==> flow/design.v <==
module AHBDCD(
  input wire [31:0] HADDR,
  output wire HSEL_S0,
  output wire HSEL_S1,
  output wire HSEL_S2,
  output wire HSEL_S3,
  output wire HSEL_S4,
  output wire HSEL_S5,
  output wire HSEL_S6,
  output wire HSEL_S7,
  output wire HSEL_S8,
  output wire HSEL_S9,
  output wire HSEL_NOMAP,
  output reg [3:0] MUX_SEL
    );
reg [15:0] dec;
assign HSEL_S0 = dec[0];    
assign HSEL_S1 = dec[1];    
assign HSEL_S2 = dec[2];    
assign HSEL_S3 = dec[3];    
assign HSEL_S4 = dec[4];    
assign HSEL_S5 = dec[5];    
assign HSEL_S6 = dec[6];    
assign HSEL_S7 = dec[7];    
assign HSEL_S8 = dec[8];    
assign HSEL_S9 = dec[9];    
assign HSEL_NOMAP = dec[15];  
always@*
begin
  case(HADDR[31:24])
    8'h00: 						 
      begin
        dec = 16'b0000_0000_00000001;
        MUX_SEL = 4'b0000;
      end
    8'h50: 						 
      begin
        dec = 16'b0000_0000_0000_0010;
        MUX_SEL = 4'b0001;
      end
    8'h51: 						 
      begin
        dec =16'b0000_0000_0000_0100;
        MUX_SEL = 4'b0010;
      end   
    8'h52:  					 
      begin
        dec = 16'b0000_0000_0000_1000;
        MUX_SEL = 4'b0011;
      end
    8'h53: 						 
      begin
        dec = 16'b0000_0000_0001_0000;
        MUX_SEL = 4'b0100;
      end
    8'h54:						 
      begin
        dec = 16'b0000_0000_0010_0000;
        MUX_SEL = 4'b0101;
      end
    8'h55:						 
      begin
        dec = 16'b0000_0000_0100_0000;
        MUX_SEL = 4'b0110;
      end
    8'h56:						 
      begin
        dec = 16'b0000_0000_1000_0000;
        MUX_SEL = 4'b0111;
      end
    8'h57: 						 
      begin
        dec = 16'b0000_0001_0000_0000;
        MUX_SEL = 4'b1000;
      end
    8'h58:						 
      begin
        dec = 16'b0000_0010_0000_0000;
        MUX_SEL = 4'b1001;
      end
    default:  
      begin
        dec = 16'b1000_0000_00000000;
        MUX_SEL = 4'b1111;
      end
  endcase
end
endmodule
module AHBMUX(
  input wire HCLK,
  input wire HRESETn,
  input wire [3:0] MUX_SEL,
  input wire [31:0] HRDATA_S0,		
  input wire [31:0] HRDATA_S1,
  input wire [31:0] HRDATA_S2,
  input wire [31:0] HRDATA_S3,
  input wire [31:0] HRDATA_S4,
  input wire [31:0] HRDATA_S5,
  input wire [31:0] HRDATA_S6,
  input wire [31:0] HRDATA_S7,
  input wire [31:0] HRDATA_S8,
  input wire [31:0] HRDATA_S9,
  input wire [31:0] HRDATA_NOMAP,
  input wire HREADYOUT_S0,
  input wire HREADYOUT_S1,
  input wire HREADYOUT_S2,
  input wire HREADYOUT_S3,
  input wire HREADYOUT_S4,
  input wire HREADYOUT_S5,
  input wire HREADYOUT_S6,
  input wire HREADYOUT_S7,
  input wire HREADYOUT_S8,
  input wire HREADYOUT_S9,
  input wire HREADYOUT_NOMAP,
  output reg HREADY,
  output reg [31:0] HRDATA
);
  reg [3:0] APHASE_MUX_SEL;			 
  always@ (posedge HCLK or negedge HRESETn)
  begin
    if(!HRESETn)
      APHASE_MUX_SEL <= 4'h0;
    else if(HREADY)						 
      APHASE_MUX_SEL <= MUX_SEL;
  end
  always@*
  begin
    case(APHASE_MUX_SEL)
      4'b0000: begin						 
        HRDATA = HRDATA_S0;
        HREADY = HREADYOUT_S0;
      end
      4'b0001: begin
        HRDATA = HRDATA_S1;
        HREADY = HREADYOUT_S1;
      end
      4'b0010: begin
        HRDATA = HRDATA_S2;
        HREADY = HREADYOUT_S2;
      end
      4'b0011: begin
        HRDATA = HRDATA_S3;
        HREADY = HREADYOUT_S3;
      end
      4'b0100: begin
        HRDATA = HRDATA_S4;
        HREADY = HREADYOUT_S4;
      end
      4'b0101: begin
        HRDATA = HRDATA_S5;
        HREADY = HREADYOUT_S5;
      end
      4'b0110: begin
        HRDATA = HRDATA_S6;
        HREADY = HREADYOUT_S6;
      end
      4'b0111: begin
        HRDATA = HRDATA_S7;
        HREADY = HREADYOUT_S7;
      end
      4'b1000: begin
        HRDATA = HRDATA_S8;
        HREADY = HREADYOUT_S8;
      end
      4'b1001: begin
        HRDATA = HRDATA_S9;
        HREADY = HREADYOUT_S9;
      end
      default: begin            
        HRDATA = HRDATA_NOMAP;
        HREADY = HREADYOUT_NOMAP;
      end
    endcase
  end
endmodule
module BAUDGEN
(
  input wire clk,
  input wire resetn,
  input wire write_enable,
  input wire [15:0] divisor,
  output wire baudtick
);
reg [21:0] count_reg;
wire [21:0] count_next;
reg [15:0] count_div;
always @ (posedge clk, negedge resetn)
  begin
    if(!resetn) begin
      count_reg <= 0;
      count_div <= 16'd162;
    end 
    else if (write_enable) begin
      count_div <= (divisor == 16'd326) ? {16'd326} :
                   (divisor == 16'd162) ? {16'd162} :
                   (divisor == 16'd81) ?  {16'd81} :
                   (divisor == 16'd54) ?  {16'd54} :
                   (divisor == 16'd27) ?  {16'd27} :
                                          {16'd162} ;
      count_reg  <= 0;
    end                                         
    else
      count_reg <= count_next;
end
assign count_next = ((count_reg == count_div) ? 0 : count_reg + 1'b1);
assign baudtick = ((count_reg == count_div) ? 1'b1 : 1'b0);
endmodule
module FIFO #(parameter DWIDTH=8, AWIDTH=1)
(
  input wire clk,
  input wire resetn,
  input wire rd,
  input wire wr,
  input wire [DWIDTH-1:0] w_data,
  output wire empty,
  output wire full,
  output wire [DWIDTH-1:0] r_data
);
  reg [DWIDTH-1:0] array_reg [2**AWIDTH-1:0];
  reg [AWIDTH-1:0] w_ptr_reg;
  reg [AWIDTH-1:0] w_ptr_next;
  reg [AWIDTH-1:0] w_ptr_succ;
  reg [AWIDTH-1:0] r_ptr_reg;
  reg [AWIDTH-1:0] r_ptr_next;
  reg [AWIDTH-1:0] r_ptr_succ;
  reg full_reg;
  reg empty_reg;
  reg full_next;
  reg empty_next;
  wire w_en;
  always @ (posedge clk)
    if(w_en)
    begin
      array_reg[w_ptr_reg] <= w_data;
    end
  assign r_data = array_reg[r_ptr_reg];   
  assign w_en = wr & ~full_reg;           
  always @ (posedge clk, negedge resetn)
  begin
    if(!resetn)
      begin
        w_ptr_reg <= 0;
        r_ptr_reg <= 0;
        full_reg <= 1'b0;
        empty_reg <= 1'b1;
      end
    else
      begin
        w_ptr_reg <= w_ptr_next;
        r_ptr_reg <= r_ptr_next;
        full_reg <= full_next;
        empty_reg <= empty_next;
      end
  end
  always @*
  begin
    w_ptr_succ = w_ptr_reg + 1;
    r_ptr_succ = r_ptr_reg + 1;
    w_ptr_next = w_ptr_reg;
    r_ptr_next = r_ptr_reg;
    full_next = full_reg;
    empty_next = empty_reg;
    case({w_en,rd})
      2'b01:
        if(~empty_reg)
          begin
            r_ptr_next = r_ptr_succ;
            full_next = 1'b0;
            if (r_ptr_succ == w_ptr_reg)
              empty_next = 1'b1;
          end
      2'b10:
        if(~full_reg)
          begin
            w_ptr_next = w_ptr_succ;
            empty_next = 1'b0;
            if (w_ptr_succ == r_ptr_reg)
              full_next = 1'b1;
          end
      2'b11:
        begin
          w_ptr_next = w_ptr_succ;
          r_ptr_next = r_ptr_succ;
        end
    endcase
  end
  assign full = full_reg;
  assign empty = empty_reg;
endmodule
module UART_TX(
  input wire clk,
  input wire resetn,
  input wire tx_start,        
  input wire b_tick,           
  input wire [7:0] d_in,       
  input wire parity_en,
  input wire parity_odd,
  output reg tx_done,          
  output wire tx               
  );
  localparam [2:0] idle_st   = 3'b000;
  localparam [2:0] start_st  = 3'b001;
  localparam [2:0] data_st   = 3'b010;
  localparam [2:0] parity_st = 3'b011;
  localparam [2:0] stop_st   = 3'b100;
  reg [2:0] current_state;
  reg [2:0] next_state;
  reg [3:0] b_reg;           
  reg [3:0] b_next;
  reg [2:0] count_reg;       
  reg [2:0] count_next;
  reg [7:0] data_reg;        
  reg [7:0] data_next;
  reg tx_reg;                
  reg tx_next;
  reg parity_reg;
  reg parity_next;
  always @(posedge clk, negedge resetn)
  begin
    if(!resetn)
      begin
        current_state <= idle_st;
        b_reg <= 0;
        count_reg <= 0;
        data_reg <= 0;
        tx_reg <= 1'b1;
        parity_reg <= 1'b0;
      end
    else
      begin
        current_state <= next_state;
        b_reg <= b_next;
        count_reg <= count_next;
        data_reg <= data_next;
        tx_reg <= tx_next;
        parity_reg <= parity_next;
      end
  end
  always @*
  begin
    next_state = current_state;
    tx_done = 1'b0;
    b_next = b_reg;
    count_next = count_reg;
    data_next = data_reg;
    tx_next = tx_reg;
    parity_next = parity_reg;
    case(current_state)
      idle_st:
      begin
        tx_next = 1'b1;
        if(tx_start)
        begin
          next_state = start_st;
          b_next = 0;
          data_next = d_in;
          parity_next = parity_en ? (parity_odd ? ~(^d_in) : ^d_in) : 1'b0;
        end
      end
      start_st:  
      begin
        tx_next = 1'b0;
        if(b_tick)
          if(b_reg==15)
            begin
              next_state = data_st;
              b_next = 0;
              count_next = 0;
            end
          else
            b_next = b_reg + 1;
      end
      data_st:  
      begin
        tx_next = data_reg[0];
        if(b_tick)
          if(b_reg == 15)
            begin
              b_next = 0;
              data_next = data_reg >> 1;
              if(count_reg == 7)     
                next_state = parity_en ? parity_st : stop_st;
              else
                count_next = count_reg + 1;
            end
          else
            b_next = b_reg + 1;
      end
      parity_st:  
      begin
        tx_next = parity_reg;
        if(b_tick)
          if(b_reg == 15)
            begin
              next_state = stop_st;
              b_next = 0;
            end
          else
            b_next = b_reg + 1;
      end
      stop_st:  
      begin
        tx_next = 1'b1;
        if(b_tick)
          if(b_reg == 15)    
            begin
              next_state = idle_st;
              tx_done = 1'b1;
            end
          else
            b_next = b_reg + 1;
      end
    endcase
  end
  assign tx = tx_reg;
endmodule
module UART_RX(
  input wire clk,
  input wire resetn,
  input wire b_tick,         
  input wire rx,             
  input wire parity_en,
  input wire parity_odd,
  output reg parity_err,
  output reg rx_done,        
  output wire [7:0] dout     
  );
  localparam [2:0] idle_st   = 3'b000;
  localparam [2:0] start_st  = 3'b001;
  localparam [2:0] data_st   = 3'b010;
  localparam [2:0] parity_st = 3'b011;
  localparam [2:0] stop_st   = 3'b100;
  reg [2:0] current_state;
  reg [2:0] next_state;
  reg [3:0] b_reg;  
  reg [3:0] b_next;
  reg [2:0] count_reg;  
  reg [2:0] count_next;
  reg [7:0] data_reg;  
  reg [7:0] data_next;
  reg parity_err_next;
  always @ (posedge clk, negedge resetn)
  begin
    if(!resetn)
      begin
        current_state <= idle_st;
        b_reg <= 0;
        count_reg <= 0;
        data_reg <=0;
        parity_err <= 1'b0;
      end
    else
      begin
        current_state <= next_state;
        b_reg <= b_next;
        count_reg <= count_next;
        data_reg <= data_next;
        parity_err <= parity_err_next;
      end
  end
  always @*
  begin
    next_state = current_state;
    b_next = b_reg;
    count_next = count_reg;
    data_next = data_reg;
    rx_done = 1'b0;
    parity_err_next = parity_err;
    case(current_state)
      idle_st:
        if(~rx)
          begin
            next_state = start_st;
            b_next = 0;
          end
      start_st:
        if(b_tick)
          if(b_reg == 7)
            begin
              next_state = data_st;
              b_next = 0;
              count_next = 0;
            end
          else
            b_next = b_reg + 1'b1;
      data_st:
        if(b_tick)
          if(b_reg == 15)
            begin
              b_next = 0;
              data_next = {rx, data_reg [7:1]};
              if(count_next == 7)  
                next_state = parity_en ? parity_st : stop_st;
              else
                count_next = count_reg + 1'b1;
            end
          else
            b_next = b_reg + 1;
      parity_st:
        if (b_tick)
          if (b_reg == 15)
            begin
              b_next = 0;
              if (parity_odd)
              begin
                if (rx == ^data_reg)  
                  parity_err_next = 1'b1;
                else
                  parity_err_next = 1'b0;
              end 
              else
              begin
                if (rx == ^data_reg)
                  parity_err_next = 1'b0;
                else
                  parity_err_next = 1'b1;
              end
              next_state = stop_st;
            end 
          else 
            b_next = b_reg + 1;
      stop_st:
        if(b_tick)
          if(b_reg == 15)  
            begin
              next_state = idle_st;
              rx_done = 1'b1;
            end
          else
           b_next = b_reg + 1;
    endcase
  end
  assign dout = data_reg;
endmodule
module AHBUART(
  input wire         HCLK,
  input wire         HRESETn,
  input wire  [31:0] HADDR,
  input wire  [1:0]  HTRANS,
  input wire  [31:0] HWDATA,
  input wire         HWRITE,
  input wire         HREADY,
  output wire        HREADYOUT,
  output wire [31:0] HRDATA,
  input wire         HSEL,
  input wire         RsRx,   
  output wire        RsTx,   
  output wire uart_irq   
);
  localparam DATA_ADDR = 8'h00;
  localparam BAUD_ADDR = 8'h04;
  localparam PARITY_ADDR = 8'h08;
  localparam STATUS_ADDR = 8'h0C;
  wire [7:0] uart_wdata;  
  wire [7:0] uart_rdata;
  wire uart_wr;
  wire uart_rd;
  wire [7:0] tx_data;
  wire [7:0] rx_data;
  wire [7:0] status;
  wire tx_full;
  wire tx_empty;
  wire rx_full;
  wire rx_empty;
  wire tx_done;
  wire rx_done;
  wire b_tick;
  reg [1:0] last_HTRANS;
  reg [31:0] last_HADDR;
  reg last_HWRITE;
  reg last_HSEL;
  reg [15:0] BAUD_DIVISOR;
  reg w_baudgen;
  reg [7:0] PARITY_REGISTER;
  wire uart_parity_err;
  always@ (posedge HCLK)
  begin
    if(HREADY)
    begin
      last_HTRANS <= HTRANS;
      last_HWRITE <= HWRITE;
      last_HSEL <= HSEL;
      last_HADDR <= HADDR;
    end
  end
  assign HREADYOUT = ~tx_full;
  assign uart_wr = last_HTRANS[1] & last_HWRITE & last_HSEL & (last_HADDR[7:0]==8'h00);
  assign uart_rd = last_HTRANS[1] & ~last_HWRITE & last_HSEL & (last_HADDR[7:0]==8'h00);
  always @(posedge HCLK, negedge HRESETn)
  begin
    if(!HRESETn)
      begin
        BAUD_DIVISOR <= 16'd326;  
        PARITY_REGISTER <= 16'd0;
        w_baudgen <= 1'b0;
      end
    else if(last_HTRANS[1] & last_HWRITE & last_HSEL &  last_HADDR[7:0] == BAUD_ADDR & HREADYOUT)
      begin
        BAUD_DIVISOR <= HWDATA[15:0];
        w_baudgen <= 1'b1;
      end
    else if(last_HTRANS[1] & last_HWRITE & last_HSEL &  last_HADDR[7:0] == PARITY_ADDR)
      begin
        PARITY_REGISTER <= HWDATA[15:0];
      end
    else
      begin
        w_baudgen <= 1'b0;
      end
  end
  assign uart_wdata = HWDATA[7:0];
  assign HRDATA = (last_HADDR[7:0] == DATA_ADDR) ? {24'h000000, uart_rdata} :
                  (last_HADDR[7:0] == BAUD_ADDR) ? {16'h0000, BAUD_DIVISOR} :
                  (last_HADDR[7:0] == PARITY_ADDR) ? {16'h0000, PARITY_REGISTER} :
                  (last_HADDR[7:0] == STATUS_ADDR) ? {24'h000000, status} :
                  32'h00000000;
  assign status = {5'b00000, tx_full, rx_empty, uart_parity_err};  
  assign uart_irq = ~rx_empty; 
  BAUDGEN uBAUDGEN(
    .clk(HCLK),
    .resetn(HRESETn),
    .write_enable(w_baudgen),
    .divisor(BAUD_DIVISOR),
    .baudtick(b_tick)
  );
  FIFO  
   #(.DWIDTH(8), .AWIDTH(4))
	uFIFO_TX 
  (
    .clk(HCLK),
    .resetn(HRESETn),
    .rd(tx_done),
    .wr(uart_wr),
    .w_data(uart_wdata[7:0]),
    .empty(tx_empty),
    .full(tx_full),
    .r_data(tx_data[7:0])
  );
  FIFO 
   #(.DWIDTH(8), .AWIDTH(4))
	uFIFO_RX(
    .clk(HCLK),
    .resetn(HRESETn),
    .rd(uart_rd),
    .wr(rx_done),
    .w_data(rx_data[7:0]),
    .empty(rx_empty),
    .full(rx_full),
    .r_data(uart_rdata[7:0])
  );
  UART_RX uUART_RX(
    .clk(HCLK),
    .resetn(HRESETn),
    .b_tick(b_tick),
    .rx(RsRx),
    .parity_en(PARITY_REGISTER[1]),
    .parity_odd(PARITY_REGISTER[0]),
    .parity_err(uart_parity_err),
    .rx_done(rx_done),
    .dout(rx_data[7:0])
  );
  UART_TX uUART_TX(
    .clk(HCLK),
    .resetn(HRESETn),
    .tx_start(!tx_empty),
    .b_tick(b_tick),
    .d_in(tx_data[7:0]),
    .parity_en(PARITY_REGISTER[1]),
    .parity_odd(PARITY_REGISTER[0]),
    .tx_done(tx_done),
    .tx(RsTx)
  );
endmodule
module prescaler(
  input wire inclk,
  input wire resetn,
  output wire outclk
    );
reg [3:0] counter;
always @(posedge inclk, negedge resetn)
  if (!resetn)
    counter <= 4'b0000;
  else
    counter <= counter + 1'b1;
assign outclk = counter == 4'b1111;
endmodule
module AHBTIMER(
	input wire HCLK,
	input wire HRESETn,
  input wire [31:0] HADDR,
  input wire [31:0] HWDATA,
  input wire [1:0] HTRANS,
  input wire HWRITE,
  input wire HSEL,
  input wire HREADY,
  input wire capture_event,
  output wire [31:0] HRDATA,
	output wire HREADYOUT,
	output wire PWM_OUT,
  output reg timer_irq
);
  localparam [7:0] LDADDR = 8'h00;    
  localparam [7:0] VALADDR = 8'h04;   
  localparam [7:0] CTLADDR = 8'h08;   
  localparam [7:0] CLRADDR = 8'h0C;   
  localparam [7:0] CMPADDR = 8'h10;
  localparam [7:0] CAPTADDR = 8'h14; 
  localparam [2:0] FREE_RUN = 3'b000;
  localparam [2:0] PERIODIC = 3'b001;
  localparam [2:0] COMPARE  = 3'b010;
  localparam [2:0] PWM      = 3'b011;
  localparam [2:0] CAPTURE  = 3'b100;
  localparam st_idle = 1'b0;
  localparam st_count = 1'b1;
  reg current_state;
  reg next_state;
  reg [31:0] value_next;
  reg timer_irq_next;
  reg t_out_next;
  reg [31:0] cap_val_next;
  reg last_HWRITE;
  reg [31:0] last_HADDR;
  reg last_HSEL;
  reg [1:0] last_HTRANS;
  reg [4:0] control;
  reg [31:0] load;
  reg clear;
  reg [31:0] value;
  reg [31:0] cmp_val;
  reg [31:0] cap_val;
  reg t_out;
  wire enable;
  wire [2:0] mode;
  wire clk16;        
  wire timerclk;
  prescaler uprescaler16(
    .inclk(HCLK),
    .resetn(HRESETn),
    .outclk(clk16)
  );
  assign HREADYOUT = 1'b1;  
  always @(posedge HCLK)
    if(HREADY)
      begin
        last_HWRITE <= HWRITE;
        last_HSEL <= HSEL;
        last_HADDR <= HADDR;
        last_HTRANS <= HTRANS;
      end
  assign timerclk = ((control[4]) ? clk16 : 1'b1);   
  assign enable = control[0];
  assign mode = (control[3:1] == FREE_RUN) ? FREE_RUN :
                (control[3:1] == PERIODIC) ? PERIODIC :
                (control[3:1] == COMPARE)  ? COMPARE  :
                (control[3:1] == PWM)      ? PWM      :
                (control[3:1] == CAPTURE)  ? CAPTURE  :
                FREE_RUN;
  always @(posedge HCLK, negedge HRESETn)
    if(!HRESETn)
      control <= 5'b00000;
    else if(last_HWRITE & last_HSEL & last_HTRANS[1])
      if(last_HADDR[7:0] == CTLADDR)
        control <= HWDATA[4:0];
  always @(posedge HCLK, negedge HRESETn)
    if(!HRESETn)
      load <= 32'h0000_0000;
    else if(last_HWRITE & last_HSEL & last_HTRANS[1])
      if(last_HADDR[7:0] == LDADDR)
        load <= HWDATA;
  always @(posedge HCLK, negedge HRESETn)
    if(!HRESETn)
      cmp_val <= 32'h0000_0000;
    else if(last_HWRITE & last_HSEL & last_HTRANS[1])
      if(last_HADDR[7:0] == CMPADDR)
        cmp_val <= HWDATA;
  always @(posedge HCLK, negedge HRESETn)
    if(!HRESETn)
      clear <= 1'b0;
    else if(last_HWRITE & last_HSEL & last_HTRANS[1])
      if(last_HADDR[7:0] == CLRADDR)
        clear <= HWDATA[0];
  always @(posedge HCLK, negedge HRESETn)
    if(!HRESETn)
      timer_irq <= 1'b0;
    else
      timer_irq <= timer_irq_next;
  always @(posedge HCLK, negedge HRESETn)
    if(!HRESETn)
      begin
        current_state <= st_idle;
        value <= 32'h0000_0000;
        t_out <= 1'b1;
        cap_val <= 32'h0000_0000;
      end
    else
      begin
        value <= value_next;
        current_state <= next_state;
        t_out <= t_out_next;
        cap_val <= cap_val_next;
      end
  always @*
  begin
    next_state = current_state;
    value_next = value;
    t_out_next = t_out;
    cap_val_next = cap_val;
    timer_irq_next = (clear) ? 0 : timer_irq;
    case(current_state)
      st_idle:
        if(enable && timerclk)
            begin
              value_next = load;
              next_state = st_count;
              t_out_next = 1'b1;
            end
      st_count:
        if(enable && timerclk)
        begin
          case(mode)
            FREE_RUN: begin
                        if (value == 32'h0000_0000)
                          begin
                            timer_irq_next = 1;
                          end
                        value_next = value - 1;
                      end
            PERIODIC: begin
                        if (value == 32'h0000_0000)
                          begin
                            timer_irq_next = 1;
                            value_next = load;
                          end
                        else
                          value_next = value - 1;
                      end
            COMPARE: begin
                        if (value == cmp_val)
                          begin
                            timer_irq_next = 1;
                            value_next = load;
                          end
                        else
                          value_next = value - 1;
                      end
            PWM: begin
                   if (value == cmp_val)
                     begin
                       timer_irq_next = 1;
                       t_out_next = 1'b0;
                       value_next = value - 1;
                     end
                    else if (value == 32'h0000_0000)
                      begin
                        timer_irq_next = 1;
                        t_out_next = 1'b1;
                        value_next = load;
                      end
                   else
                     value_next = value - 1;
                 end
            CAPTURE: begin
                 if(capture_event)
                   begin
                     cap_val_next = value;
                     timer_irq_next = 1;
                   end
                   value_next = value - 1;
                end
            default: begin
                       value_next = value - 1;
                     end
          endcase
        end
    endcase
  end
  assign HRDATA = (last_HADDR[7:0] == LDADDR) ? load :
                  (last_HADDR[7:0] == VALADDR) ? value :
                  (last_HADDR[7:0] == CTLADDR) ? control :
                  (last_HADDR[7:0] == CMPADDR) ? cmp_val :
                  (last_HADDR[7:0] == CAPTADDR) ? cap_val :
                   32'h0000_0000;
  assign PWM_OUT = t_out;
endmodule
module AHBGPIO(
  input wire HCLK,
  input wire HRESETn,
  input wire [31:0] HADDR,
  input wire [1:0] HTRANS,
  input wire [31:0] HWDATA,
  input wire HWRITE,
  input wire HSEL,
  input wire HREADY,
  input wire [15:0] GPIOIN,
  output wire HREADYOUT,
  output wire [31:0] HRDATA,
  output wire [15:0] GPIOOUT,
  output wire gpio_irq   
  );
  localparam [7:0] gpio_data_addr = 8'h00;
  localparam [7:0] gpio_dir_addr  = 8'h04;
  localparam [7:0] gpio_mask_addr = 8'h08;
  reg [15:0] gpio_dataout;
  reg [15:0] gpio_datain;
  reg [15:0] gpio_dir;
  reg [15:0] gpio_data_next;
  reg [15:0] gpio_mask;
  reg [31:0] last_HADDR;
  reg [1:0] last_HTRANS;
  reg last_HWRITE;
  reg last_HSEL;
  integer i;
  assign HREADYOUT = 1'b1;
  always @(posedge HCLK)
  begin
    if(HREADY)
    begin
      last_HADDR <= HADDR;
      last_HTRANS <= HTRANS;
      last_HWRITE <= HWRITE;
      last_HSEL <= HSEL;
    end
  end
  always @(posedge HCLK, negedge HRESETn)
  begin
    if(!HRESETn)
    begin
      gpio_mask <= 16'h0000;
    end
    else if ((last_HADDR[7:0] == gpio_mask_addr) & last_HSEL & last_HWRITE & last_HTRANS[1])
      gpio_mask <= HWDATA[15:0];
  end
  always @(posedge HCLK, negedge HRESETn)
  begin
    if(!HRESETn)
    begin
      gpio_dir <= 16'h0000;
    end
    else if ((last_HADDR[7:0] == gpio_dir_addr) & last_HSEL & last_HWRITE & last_HTRANS[1])
      gpio_dir <= HWDATA[15:0];
  end
  always @(posedge HCLK, negedge HRESETn)
  begin
    if(!HRESETn)
    begin
      gpio_dataout <= 16'h0000;
    end
    else if ((last_HADDR[7:0] == gpio_data_addr) & last_HSEL & last_HWRITE & last_HTRANS[1])
      gpio_dataout <= ((gpio_dataout & ~(gpio_mask & gpio_dir)) | (HWDATA[15:0] & (gpio_mask & gpio_dir)));
  end
  always @(posedge HCLK, negedge HRESETn)
  begin
    if (!HRESETn)
      gpio_datain <= 16'h0000;
    else begin
      for(i=0; i<16; i=i+1)
      begin
        if(gpio_dir[i] == 1'b1)
          gpio_datain[i] <= gpio_dataout[i];
        else
          gpio_datain[i] <= GPIOIN[i];
      end
    end
  end  
  reg [15:0] prev_GPIOIN;
  reg        gpio_irq_reg;
  always @(posedge HCLK, negedge HRESETn)
  begin
    if (!HRESETn) begin
      prev_GPIOIN  <= 16'h0000;
      gpio_irq_reg <= 1'b0;
    end
    else begin
      if ((GPIOIN & ~gpio_dir) != (prev_GPIOIN & ~gpio_dir))
        gpio_irq_reg <= 1'b1;
      else
        gpio_irq_reg <= 1'b0;
      prev_GPIOIN <= GPIOIN;
    end
  end
  assign gpio_irq = gpio_irq_reg;
  assign HRDATA[31:16] = 16'h0000;
  assign HRDATA[15:0] = gpio_datain;  
  assign GPIOOUT = gpio_dataout;
endmodule
module AHB7SEGDEC(
  input wire HCLK,
  input wire HRESETn,
  input wire [31:0] HADDR,
  input wire [31:0] HWDATA,
  input wire [1:0] HTRANS,
  input wire HWRITE,
  input wire HSEL,
  input wire HREADY,
  output [31:0] HRDATA,
  output HREADYOUT,
  output [6:0] seg,
  output [3:0] an,
  output dp
  );
  localparam [7:0] DIGIT1_ADDR = 4'h0;
  localparam [7:0] DIGIT2_ADDR = 4'h4;
  localparam [7:0] DIGIT3_ADDR = 4'h8;
  localparam [7:0] DIGIT4_ADDR = 4'hC;
  localparam [7:0] DISP_ADDR = 8'h10;
  reg last_HWRITE;
  reg [31:0] last_HADDR;
  reg last_HSEL;
  reg [1:0] last_HTRANS;
  reg [7:0] DIGIT1;
  reg [7:0] DIGIT2;
  reg [7:0] DIGIT3; 
  reg [7:0] DIGIT4;
  reg DISP;
  assign HREADYOUT = 1'b1;  
  always @(posedge HCLK)
    if(HREADY)
      begin
        last_HWRITE <= HWRITE;
        last_HSEL <= HSEL;
        last_HADDR <= HADDR;
        last_HTRANS <= HTRANS;
      end
  always @(posedge HCLK, negedge HRESETn)
  begin
    if(!HRESETn)
	 begin
      DIGIT1 <= 7'b0_0101;
		DIGIT2 <= 7'b0_1110;
		DIGIT3 <= 7'b0_0000;
		DIGIT4 <= 7'b0_0001;
        DISP <= 1'b0;
	 end
    else if(last_HWRITE & last_HSEL & last_HTRANS[1])
	 begin
		if(last_HADDR[7:0] == DIGIT1_ADDR)
        	DIGIT1 <= HWDATA[7:0];
		else if(last_HADDR[7:0] == DIGIT2_ADDR)
			DIGIT2 <= HWDATA[7:0];
		else if(last_HADDR[7:0] == DIGIT3_ADDR)
			DIGIT3 <= HWDATA[7:0];
		else if(last_HADDR[7:0] == DIGIT4_ADDR)
			DIGIT4 <= HWDATA[7:0];
    else if(last_HADDR[7:0] == DISP_ADDR)
			DISP <= HWDATA[7:0];
	  end
	end
  assign HRDATA = (last_HADDR[7:0] == DIGIT1_ADDR) ? {24'h000_0000,DIGIT1} :
                  (last_HADDR[7:0] == DIGIT2_ADDR) ? {24'h000_0000,DIGIT2} :
                  (last_HADDR[7:0] == DIGIT3_ADDR) ? {24'h000_0000,DIGIT3} :
                  (last_HADDR[7:0] == DIGIT4_ADDR) ? {24'h000_0000,DIGIT4} :
                  (last_HADDR[7:0] == DISP_ADDR)   ? {31'h000_0000,DISP}   :
                   32'h0000_0000;
  reg [31:0] counter;
  reg [3:0] ring;
  wire [7:0] code;
  wire [6:0] seg_out;
  assign seg = ~seg_out;
  assign an = ~ring;
  always @(posedge HCLK or negedge HRESETn)
  begin
	if(!HRESETn)
		counter <= 32'h0000_0000;
	else
		counter <= counter + 1'b1;
  end
  always @(posedge HCLK or negedge HRESETn)
  begin
	if(!HRESETn)
		ring <= 4'b0001;
	else if (counter[15:0] == 16'h7FFF)
		ring <= {ring[2:0],ring[3]};
  end
  assign code =
	(ring == 4'b0001) ? DIGIT1[7:0] :
	(ring == 4'b0010) ? DIGIT2[7:0] :
	(ring == 4'b0100) ? DIGIT3[7:0] :
	(ring == 4'b1000) ? DIGIT4[7:0] :
		4'b1110;
	assign dp = ~code[7];
parameter A      = 7'b0000001;
parameter B      = 7'b0000010;
parameter C      = 7'b0000100;
parameter D      = 7'b0001000;
parameter E      = 7'b0010000;
parameter F      = 7'b0100000;
parameter G      = 7'b1000000;
wire [6:0] hex_decoded;
assign hex_decoded =
    (code[6:0] == 7'h0) ? (A|B|C|D|E|F) :
    (code[6:0] == 7'h1) ? (B|C) :
    (code[6:0] == 7'h2) ? (A|B|G|E|D) :
    (code[6:0] == 7'h3) ? (A|B|C|D|G) :
    (code[6:0] == 7'h4) ? (F|B|G|C) :
    (code[6:0] == 7'h5) ? (A|F|G|C|D) : 
    (code[6:0] == 7'h6) ? (A|F|G|C|D|E) :
    (code[6:0] == 7'h7) ? (A|B|C) :
    (code[6:0] == 7'h8) ? (A|B|C|D|E|F|G) :
    (code[6:0] == 7'h9) ? (A|B|C|D|F|G) :
    (code[6:0] == 7'ha) ? (A|F|B|G|E|C) :
    (code[6:0] == 7'hb) ? (F|G|C|D|E) :
    (code[6:0] == 7'hc) ? (A|F|E|D) :
    (code[6:0] == 7'hd) ? (B|C|D|E|G) :
    (code[6:0] == 7'he) ? (A|F|G|E|D) :
    (code[6:0] == 7'hf) ? (A|F|G|E) : 7'b000_0000;
wire [6:0] decimal_decoded;
assign decimal_decoded =
    (code[6:0] == 7'h0) ? (A|B|C|D|E|F) :
    (code[6:0] == 7'h1) ? (B|C) :
    (code[6:0] == 7'h2) ? (A|B|G|E|D) :
    (code[6:0] == 7'h3) ? (A|B|C|D|G) :
    (code[6:0] == 7'h4) ? (F|B|G|C) :
    (code[6:0] == 7'h5) ? (A|F|G|C|D) :
    (code[6:0] == 7'h6) ? (A|F|G|C|D|E) :
    (code[6:0] == 7'h7) ? (A|B|C) :
    (code[6:0] == 7'h8) ? (A|B|C|D|E|F|G) :
    (code[6:0] == 7'h9) ? (A|B|C|D|F|G) :
    7'b000_0000;    
assign seg_out = (DISP) ? decimal_decoded : hex_decoded;
endmodule
module AHBPERIPH(
  input  wire        HCLK,
  input  wire        HRESETn,
  input  wire [31:0] HADDR,
  input  wire [1:0]  HTRANS,
  input  wire        HWRITE,
  input  wire [31:0] HWDATA,
  output wire [31:0] HRDATA,
  output wire        HREADY,
  input  wire        RsRx,
  output wire        RsTx,
  input  wire        capture_event,
  output wire        PWM_OUT,
  input  wire [15:0] GPIOIN,
  output wire [15:0] GPIOOUT,
  output wire [6:0]  seg,
  output wire        dp,
  output wire [3:0]  an,
  output wire        uart_irq,
  output wire        timer_irq,
  output wire        gpio_irq
);
  wire [3:0]  mux_sel;
  wire        hsel_uart, hsel_timer, hsel_gpio, hsel_7seg;
  wire [31:0] hrdata_uart, hrdata_timer, hrdata_gpio, hrdata_7seg;
  wire        hready_uart, hready_timer, hready_gpio, hready_7seg;
  AHBDCD uAHBDCD (
    .HADDR(HADDR),
    .HSEL_S0(),
    .HSEL_S1(),
    .HSEL_S2(hsel_uart),
    .HSEL_S3(hsel_timer),
    .HSEL_S4(hsel_gpio),
    .HSEL_S5(hsel_7seg),
    .HSEL_S6(),
    .HSEL_S7(),
    .HSEL_S8(),
    .HSEL_S9(),
    .HSEL_NOMAP(),
    .MUX_SEL(mux_sel)
  );
  AHBMUX uAHBMUX (
    .HCLK(HCLK),
    .HRESETn(HRESETn),
    .MUX_SEL(mux_sel),
    .HRDATA_S0(32'h0000_0000),
    .HRDATA_S1(32'h0000_0000),
    .HRDATA_S2(hrdata_uart),
    .HRDATA_S3(hrdata_timer),
    .HRDATA_S4(hrdata_gpio),
    .HRDATA_S5(hrdata_7seg),
    .HRDATA_S6(32'h0000_0000),
    .HRDATA_S7(32'h0000_0000),
    .HRDATA_S8(32'h0000_0000),
    .HRDATA_S9(32'h0000_0000),
    .HRDATA_NOMAP(32'hDEADBEEF),
    .HREADYOUT_S0(1'b1),
    .HREADYOUT_S1(1'b1),
    .HREADYOUT_S2(hready_uart),
    .HREADYOUT_S3(hready_timer),
    .HREADYOUT_S4(hready_gpio),
    .HREADYOUT_S5(hready_7seg),
    .HREADYOUT_S6(1'b1),
    .HREADYOUT_S7(1'b1),
    .HREADYOUT_S8(1'b1),
    .HREADYOUT_S9(1'b1),
    .HREADYOUT_NOMAP(1'b1),
    .HRDATA(HRDATA),
    .HREADY(HREADY)
  );
  AHBUART uAHBUART (
    .HCLK(HCLK),
    .HRESETn(HRESETn),
    .HADDR(HADDR),
    .HTRANS(HTRANS),
    .HWDATA(HWDATA),
    .HWRITE(HWRITE),
    .HREADY(HREADY),
    .HREADYOUT(hready_uart),
    .HRDATA(hrdata_uart),
    .HSEL(hsel_uart),
    .RsRx(RsRx),
    .RsTx(RsTx),
    .uart_irq(uart_irq)
  );
  AHB7SEGDEC uAHB7SEGDEC (
    .HCLK(HCLK),
    .HRESETn(HRESETn),
    .HADDR(HADDR),
    .HTRANS(HTRANS),
    .HWDATA(HWDATA),
    .HWRITE(HWRITE),
    .HREADY(HREADY),
    .HREADYOUT(hready_7seg),
    .HRDATA(hrdata_7seg),
    .HSEL(hsel_7seg),
    .seg(seg),
    .an(an),
    .dp(dp)
  );
  AHBTIMER uAHBTIMER (
    .HCLK(HCLK),
    .HRESETn(HRESETn),
    .HADDR(HADDR),
    .HTRANS(HTRANS),
    .HWDATA(HWDATA),
    .HWRITE(HWRITE),
    .HREADY(HREADY),
    .HREADYOUT(hready_timer),
    .HRDATA(hrdata_timer),
    .PWM_OUT(PWM_OUT),
    .HSEL(hsel_timer),
    .capture_event(capture_event),
    .timer_irq(timer_irq)
  );
  AHBGPIO uAHBGPIO (
    .HCLK(HCLK),
    .HRESETn(HRESETn),
    .HADDR(HADDR),
    .HWRITE(HWRITE),
    .HWDATA(HWDATA),
    .HTRANS(HTRANS),
    .HSEL(hsel_gpio),
    .HREADY(HREADY),
    .GPIOIN(GPIOIN),
    .HREADYOUT(hready_gpio),
    .HRDATA(hrdata_gpio),
    .GPIOOUT(GPIOOUT),
    .gpio_irq(gpio_irq)
  );
endmodule
# From RTL to reports: AHBPERIPH
# Each step is given for the RTL above and for the edited RTL.
# "orig" refers to lines of the RTL above, "edited" to lines of the edited file.
# "delta" is "edited" less "orig", of the values as shown; "rel_change_pct" is that difference over "orig", in percent.
# Operators carry their Yosys type and port widths (W data, S select, Z words).
# Not given: --
# setup
design	AHBPERIPH
clk_port	HCLK
cell_library	sky130hd
corner	tt_025C_1v80

# The edit
# The edit as a unified diff against the file above.
# A script made this edit; it was not meant as an optimisation.
# begin of diff
@@ -1005,5 +1005,5 @@
   localparam [7:0] DISP_ADDR = 8'h10;
   reg last_HWRITE;
-  reg [31:0] last_HADDR;
+  reg [15:0] last_HADDR;
   reg last_HSEL;
   reg [1:0] last_HTRANS;
# end of diff

# Word level
# Counts by Yosys on the flattened word-level netlist (proc, flatten, opt, wreduce; memories kept). Register bits leave out memories and registers merged into their read ports (data or address). Print and check cells are left out.
# Yosys's memory passes give these memory sizes; they may raise the number of words (mostly to a power of two), join words into wider ones and drop unused or constant bits.
# word_totals
item	orig	edited	delta	rel_change_pct
ff_bits	432	440	8	1.85
ramBits	256	256	0	0.00
n_memories	2	2	0	0.00
in_bits	87	87	0	0.00
wordCells	500	506	6	1.20
# mem_list
item	orig	edited
mem_shapes	uAHBUART.uFIFO_RX.array_reg 16 x 8 bit 1R1W; uAHBUART.uFIFO_TX.array_reg 16 x 8 bit 1R1W	uAHBUART.uFIFO_RX.array_reg 16 x 8 bit 1R1W; uAHBUART.uFIFO_TX.array_reg 16 x 8 bit 1R1W
# classes
item	orig	edited	delta	rel_change_pct
n_addsub	13	13	0	0.00
equal	121	125	4	3.31
muxes	202	202	0	0.00
logic	47	47	0	0.00
reduce_logical	60	61	1	1.67
# op_table
op	orig	edited	delta	rel_change_pct
$eq A8 B4 Y1 const B	2	4	2	100.00
$eq A8 B5 Y1 const B	2	3	1	50.00
$logic_not A8 Y1	2	3	1	50.00
$eq A8 B3 Y1 const B	1	2	1	100.00
# Unchanged operator kinds not shown: 79.

# Logic depth
# Longest topological path by Yosys (ltp), each cell counted once; first at word level (registers and memories cut), then after technology mapping (sequential cells cut; the memories' decode and read muxes count).
# logic_depth
item	orig	edited	delta	rel_change_pct
word_depth	24	24	0	0.00
abc_area	0	0	--	--
mapped_depth	11	11	0	0.00

# Netlist
# Source: synth_stat.txt of the flow (Yosys; design flattened, memories mapped). It holds for the ABC_AREA given above (unset counts as 0); a run with the other value may have another netlist.
# synth_totals
item	orig	edited	delta	rel_change_pct
stdcells	2299	2273	-26	-1.13
area_um2	30412.9	30314.1	-98.8	-0.32
seqArea_um2	18268.8	18268.8	0.0	0.00
flip_flops	675	675	0	0.00
buf_cells	133	139	6	4.51
# by_type
type	orig	edited	delta	rel_change_pct
sky130_fd_sc_hd__nand2_1	149	125	-24	-16.11
sky130_fd_sc_hd__a221oi_1	23	43	20	86.96
sky130_fd_sc_hd__a22oi_1	52	33	-19	-36.54
sky130_fd_sc_hd__o21ai_0	116	98	-18	-15.52
sky130_fd_sc_hd__nor2_1	125	142	17	13.60
sky130_fd_sc_hd__clkbuf_1	100	113	13	13.00
sky130_fd_sc_hd__nand3_1	59	70	11	18.64
sky130_fd_sc_hd__mux2_2	224	234	10	4.46
sky130_fd_sc_hd__nor4_1	21	31	10	47.62
sky130_fd_sc_hd__a21o_1	11	1	-10	-90.91
sky130_fd_sc_hd__buf_2	15	6	-9	-60.00
sky130_fd_sc_hd__a21boi_0	9	0	-9	-100.00
sky130_fd_sc_hd__nand4_1	31	23	-8	-25.81
sky130_fd_sc_hd__inv_1	58	51	-7	-12.07
sky130_fd_sc_hd__and4_1	7	1	-6	-85.71
sky130_fd_sc_hd__nor3_1	53	48	-5	-9.43
sky130_fd_sc_hd__o22ai_1	21	26	5	23.81
sky130_fd_sc_hd__o21ai_1	6	1	-5	-83.33
# Unchanged cell types not shown: 13.
# Not every row of either side is listed.
# By module: a second synthesis without flattening, with its own total; a netlist apart from the flattened one above.
# unflattened
item	orig	edited	delta	rel_change_pct
hier_cells	2983	2983	0	0.00
area_unflattened_um2	36092.1	36092.1	0.0	0.00
# Each row is one instance without its submodules.
# modules_orig
module	instances	n_cells	area_um2
FIFO	2	308	5634.2
AHBTIMER	1	749	7978.9
AHBGPIO	1	230	3656.0
AHBMUX	1	519	3557.2
AHB7SEGDEC	1	293	3394.5
AHBUART	1	135	1825.5
BAUDGEN	1	176	1686.6
UART_TX	1	113	1208.7
UART_RX	1	101	1097.3
AHBDCD	1	39	265.3
prescaler	1	10	146.4
AHBPERIPH	1	2	7.5
# modules_edited
module	instances	n_cells	area_um2
FIFO	2	308	5634.2
AHBTIMER	1	749	7978.9
AHBGPIO	1	230	3656.0
AHBMUX	1	519	3557.2
AHB7SEGDEC	1	293	3394.5
AHBUART	1	135	1825.5
BAUDGEN	1	176	1686.6
UART_TX	1	113	1208.7
UART_RX	1	101	1097.3
AHBDCD	1	39	265.3
prescaler	1	10	146.4
AHBPERIPH	1	2	7.5

# Worst setup path after synthesis
# Path of least setup slack by OpenSTA after synthesis, without wires, with an ideal clock, recovery checks aside; 20% of the period is set as input and as output delay. Where synthesis merged equal registers, the netlist keeps one of their names.
# synth_path
item	orig	edited	delta	rel_change_pct
path_type	register -> output	register -> output	--	--
startpoint	register (no name shown)	register uAHBUART.uFIFO_RX.r_ptr_reg[0]	--	--
endpoint	output port HRDATA[3]	output port HRDATA[5]	--	--
clock_period_ns	10.0	10.0	0.0	0.00
launch_ns	0.000	0.000	0.000	--
arrival_ns	2.446	3.174	0.728	29.76
setup_slack_ns	5.554	4.826	-0.728	--
path_delay_ns	2.446	3.174	0.728	29.76
driving_pins	8	8	0	0.00
synth_period_reached_ns	4.446	5.174	0.728	16.37
# "path_delay_ns" is the arrival time less input delay plus setup time.
# At an output port there is no setup time.
# "driving_pins" counts driving pins, that of a launching flip-flop among them; a cell with two outputs on the path counts twice.
# "synth_period_reached_ns" is the clock period less the worst setup slack; recovery checks do not enter. This is arithmetic on one report: input and output delays are still those of the set period (20% each).
# The rows between start and end are the longest chain of elaborated cells between them; the timing report does not say that the signal goes this way. Where chains are equally long, one stands for them.
# A line is the first line of the expression or statement that the cell stems from. Yosys adds cells for indexed reads and writes and turns some case tables into memories.
# The chain passes a memory read, where the word-level depth is cut; so it can be longer than that depth.
# synth_via_orig
cell_sequence	sky130_fd_sc_hd__edfxtp_1 > sky130_fd_sc_hd__nor4_1 > sky130_fd_sc_hd__nand3_1 > sky130_fd_sc_hd__nor2_1 > sky130_fd_sc_hd__clkbuf_1 > sky130_fd_sc_hd__clkbuf_1 > sky130_fd_sc_hd__a21oi_1 > sky130_fd_sc_hd__o31ai_1
elab_chain_len	7
cells_between	19
classes_between	5 x eq/ne; 13 x mux; 1 x reduce/logical
# synth_lines_orig
item	line_no	text
$eq A8 B5 Y1	881	(last_HADDR[7:0] == CAPTADDR) ? cap_val :
$mux W32	881
$mux W32	880	(last_HADDR[7:0] == CMPADDR) ? cmp_val :
$mux W32	879	(last_HADDR[7:0] == CTLADDR) ? control :
$mux W32	878	(last_HADDR[7:0] == VALADDR) ? value :
$mux W32	877	assign HRDATA = (last_HADDR[7:0] == LDADDR) ? load :
$pmux W32 S5	128	case(APHASE_MUX_SEL)
end, declared	1128	output wire [31:0] HRDATA,
# synth_via_edited
cell_sequence	sky130_fd_sc_hd__dfrtp_1 > sky130_fd_sc_hd__clkbuf_1 > sky130_fd_sc_hd__clkbuf_1 > sky130_fd_sc_hd__buf_1 > sky130_fd_sc_hd__mux4_2 > sky130_fd_sc_hd__mux4_2 > sky130_fd_sc_hd__o21ai_0 > sky130_fd_sc_hd__o211ai_1
elab_chain_len	3
cells_between	3
lines_between	3
classes_between	2 x mux; 1 x memory
# synth_lines_edited
item	line_no	text
start, declared	223	reg [AWIDTH-1:0] r_ptr_reg;
start, assigned	243	r_ptr_reg <= 0;
start, assigned	250	r_ptr_reg <= r_ptr_next;
$mem_v2 Z16 W8	219	reg [DWIDTH-1:0] array_reg [2**AWIDTH-1:0];
$mux W32	612	assign HRDATA = (last_HADDR[7:0] == DATA_ADDR) ? {24'h000000, uart_rdata} :
$pmux W32 S5	128	case(APHASE_MUX_SEL)
end, declared	1128	output wire [31:0] HRDATA,

# Worst path after layout
# Path of least setup slack in the final report of each run of pair A (OpenROAD, finished layout, wires in). Where an end is a register, its clock arrival counts in the times.
# layout_path
item	orig	edited	delta	rel_change_pct
path_type	register -> output	register -> output	--	--
startpoint	register (no name shown)	register uAHB7SEGDEC.last_HADDR[7]	--	--
endpoint	output port HRDATA[1]	output port HRDATA[1]	--	--
clock_period_ns	7.3	7.3	0.0	0.00
launch_ns	0.62	0.61	-0.01	-1.61
arrival_ns	4.73	4.35	-0.38	-8.03
setup_slack_ns	1.11	1.49	0.38	--
driving_pins	10	9	-1	-10.00
# The rows between start and end are the longest chain of elaborated cells between them; the timing report does not say that the signal goes this way. Where chains are equally long, one stands for them.
# layout_via_orig
cell_sequence	sky130_fd_sc_hd__edfxtp_1 > sky130_fd_sc_hd__nor4_1 > sky130_fd_sc_hd__nand3_1 > sky130_fd_sc_hd__nor2_1 > sky130_fd_sc_hd__buf_4 > sky130_fd_sc_hd__a221oi_1 > sky130_fd_sc_hd__o22ai_1 > sky130_fd_sc_hd__a211oi_1 > sky130_fd_sc_hd__o21ai_0 > sky130_fd_sc_hd__clkdlybuf4s50_1
elab_chain_len	7
cells_between	20
classes_between	5 x eq/ne; 14 x mux; 1 x reduce/logical
# layout_lines_orig
item	line_no	text
$eq A8 B5 Y1	881	(last_HADDR[7:0] == CAPTADDR) ? cap_val :
$mux W32	881
$mux W32	880	(last_HADDR[7:0] == CMPADDR) ? cmp_val :
$mux W32	879	(last_HADDR[7:0] == CTLADDR) ? control :
$mux W32	878	(last_HADDR[7:0] == VALADDR) ? value :
$mux W32	877	assign HRDATA = (last_HADDR[7:0] == LDADDR) ? load :
$pmux W32 S5	128	case(APHASE_MUX_SEL)
end, declared	1128	output wire [31:0] HRDATA,
# layout_via_edited
cell_sequence	sky130_fd_sc_hd__edfxtp_1 > sky130_fd_sc_hd__nor3_1 > sky130_fd_sc_hd__and4_1 > sky130_fd_sc_hd__buf_4 > sky130_fd_sc_hd__a221oi_1 > sky130_fd_sc_hd__a21oi_1 > sky130_fd_sc_hd__a2111oi_0 > sky130_fd_sc_hd__o21ai_0 > sky130_fd_sc_hd__clkdlybuf4s50_1
elab_chain_len	6
cells_between	9
classes_between	3 x eq/ne; 5 x mux; 1 x reduce/logical
# layout_lines_edited
item	line_no	text
start, declared	1007	reg [15:0] last_HADDR;
start, assigned	1021	last_HADDR <= HADDR;
$eq A8 B4 Y1	1051	(last_HADDR[7:0] == DIGIT4_ADDR) ? {24'h000_0000,DIGIT4} :
$mux W32	1051
$mux W32	1050	(last_HADDR[7:0] == DIGIT3_ADDR) ? {24'h000_0000,DIGIT3} :
$mux W32	1049	(last_HADDR[7:0] == DIGIT2_ADDR) ? {24'h000_0000,DIGIT2} :
$mux W32	1048	assign HRDATA = (last_HADDR[7:0] == DIGIT1_ADDR) ? {24'h000_0000,DIGIT1} :
$pmux W32 S5	128	case(APHASE_MUX_SEL)
end, declared	1128	output wire [31:0] HRDATA,

# Flow runs
# Runs of the flow (Yosys, OpenROAD) on both versions; the two runs of a pair have the same settings. The constraints put input and output delay at 20% of the set period each and load the outputs with 0.01 pF.
# settings_pair_A
CORE_UTILIZATION	40
PLACE_DENSITY	0.6
period_ns	7.3
CAP_MARGIN	20
CORE_MARGIN	2
SLEW_MARGIN	20
# measured_pair_A
item	orig	edited	delta	rel_change_pct
synthArea_um2	30412.9	30314.1	-98.8	-0.32
die_um2	78254.5	78002.9	-251.6	-0.32
layout_stdcell_area_um2	35342.6	35228.8	-113.8	-0.32
post_route_util_frac	0.468	0.472	0.004	--
worstSetupSlack_ns	1.105	1.489	0.384	--
setup_tns_ns	0.000	0.000	0.000	--
fin_hold_ws_ns	0.458	0.456	-0.002	--
achievedPeriod_ns	6.195	5.811	-0.384	-6.20
# settings_pair_B
ABC_AREA	1
CAP_MARGIN	5
CELL_PAD_IN_SITES_GLOBAL_PLACEMENT	1
CORE_UTILIZATION	17
CTS_CLUSTER_DIAMETER	366
GPL_ROUTABILITY_DRIVEN	1
PLACE_DENSITY_LB_ADDON	0.08
SETUP_SLACK_MARGIN	0.25
TNS_END_PERCENT	100
period_ns	11.4
CORE_MARGIN	2
SLEW_MARGIN	20
# measured_pair_B
item	orig	edited	delta	rel_change_pct
synthArea_um2	34058.9	33659.8	-399.1	-1.17
die_um2	203943.0	201574.0	-2369.0	-1.16
layout_stdcell_area_um2	41526.1	41254.6	-271.5	-0.65
post_route_util_frac	0.208	0.209	0.001	--
worstSetupSlack_ns	4.406	4.132	-0.274	--
setup_tns_ns	0.000	0.000	0.000	--
fin_hold_ws_ns	0.463	0.455	-0.008	--
achievedPeriod_ns	6.994	7.268	0.274	3.92
# "achievedPeriod_ns" = clock period - worst setup slack. The figure is calculated, with input and output delays left at 20% of the set period.
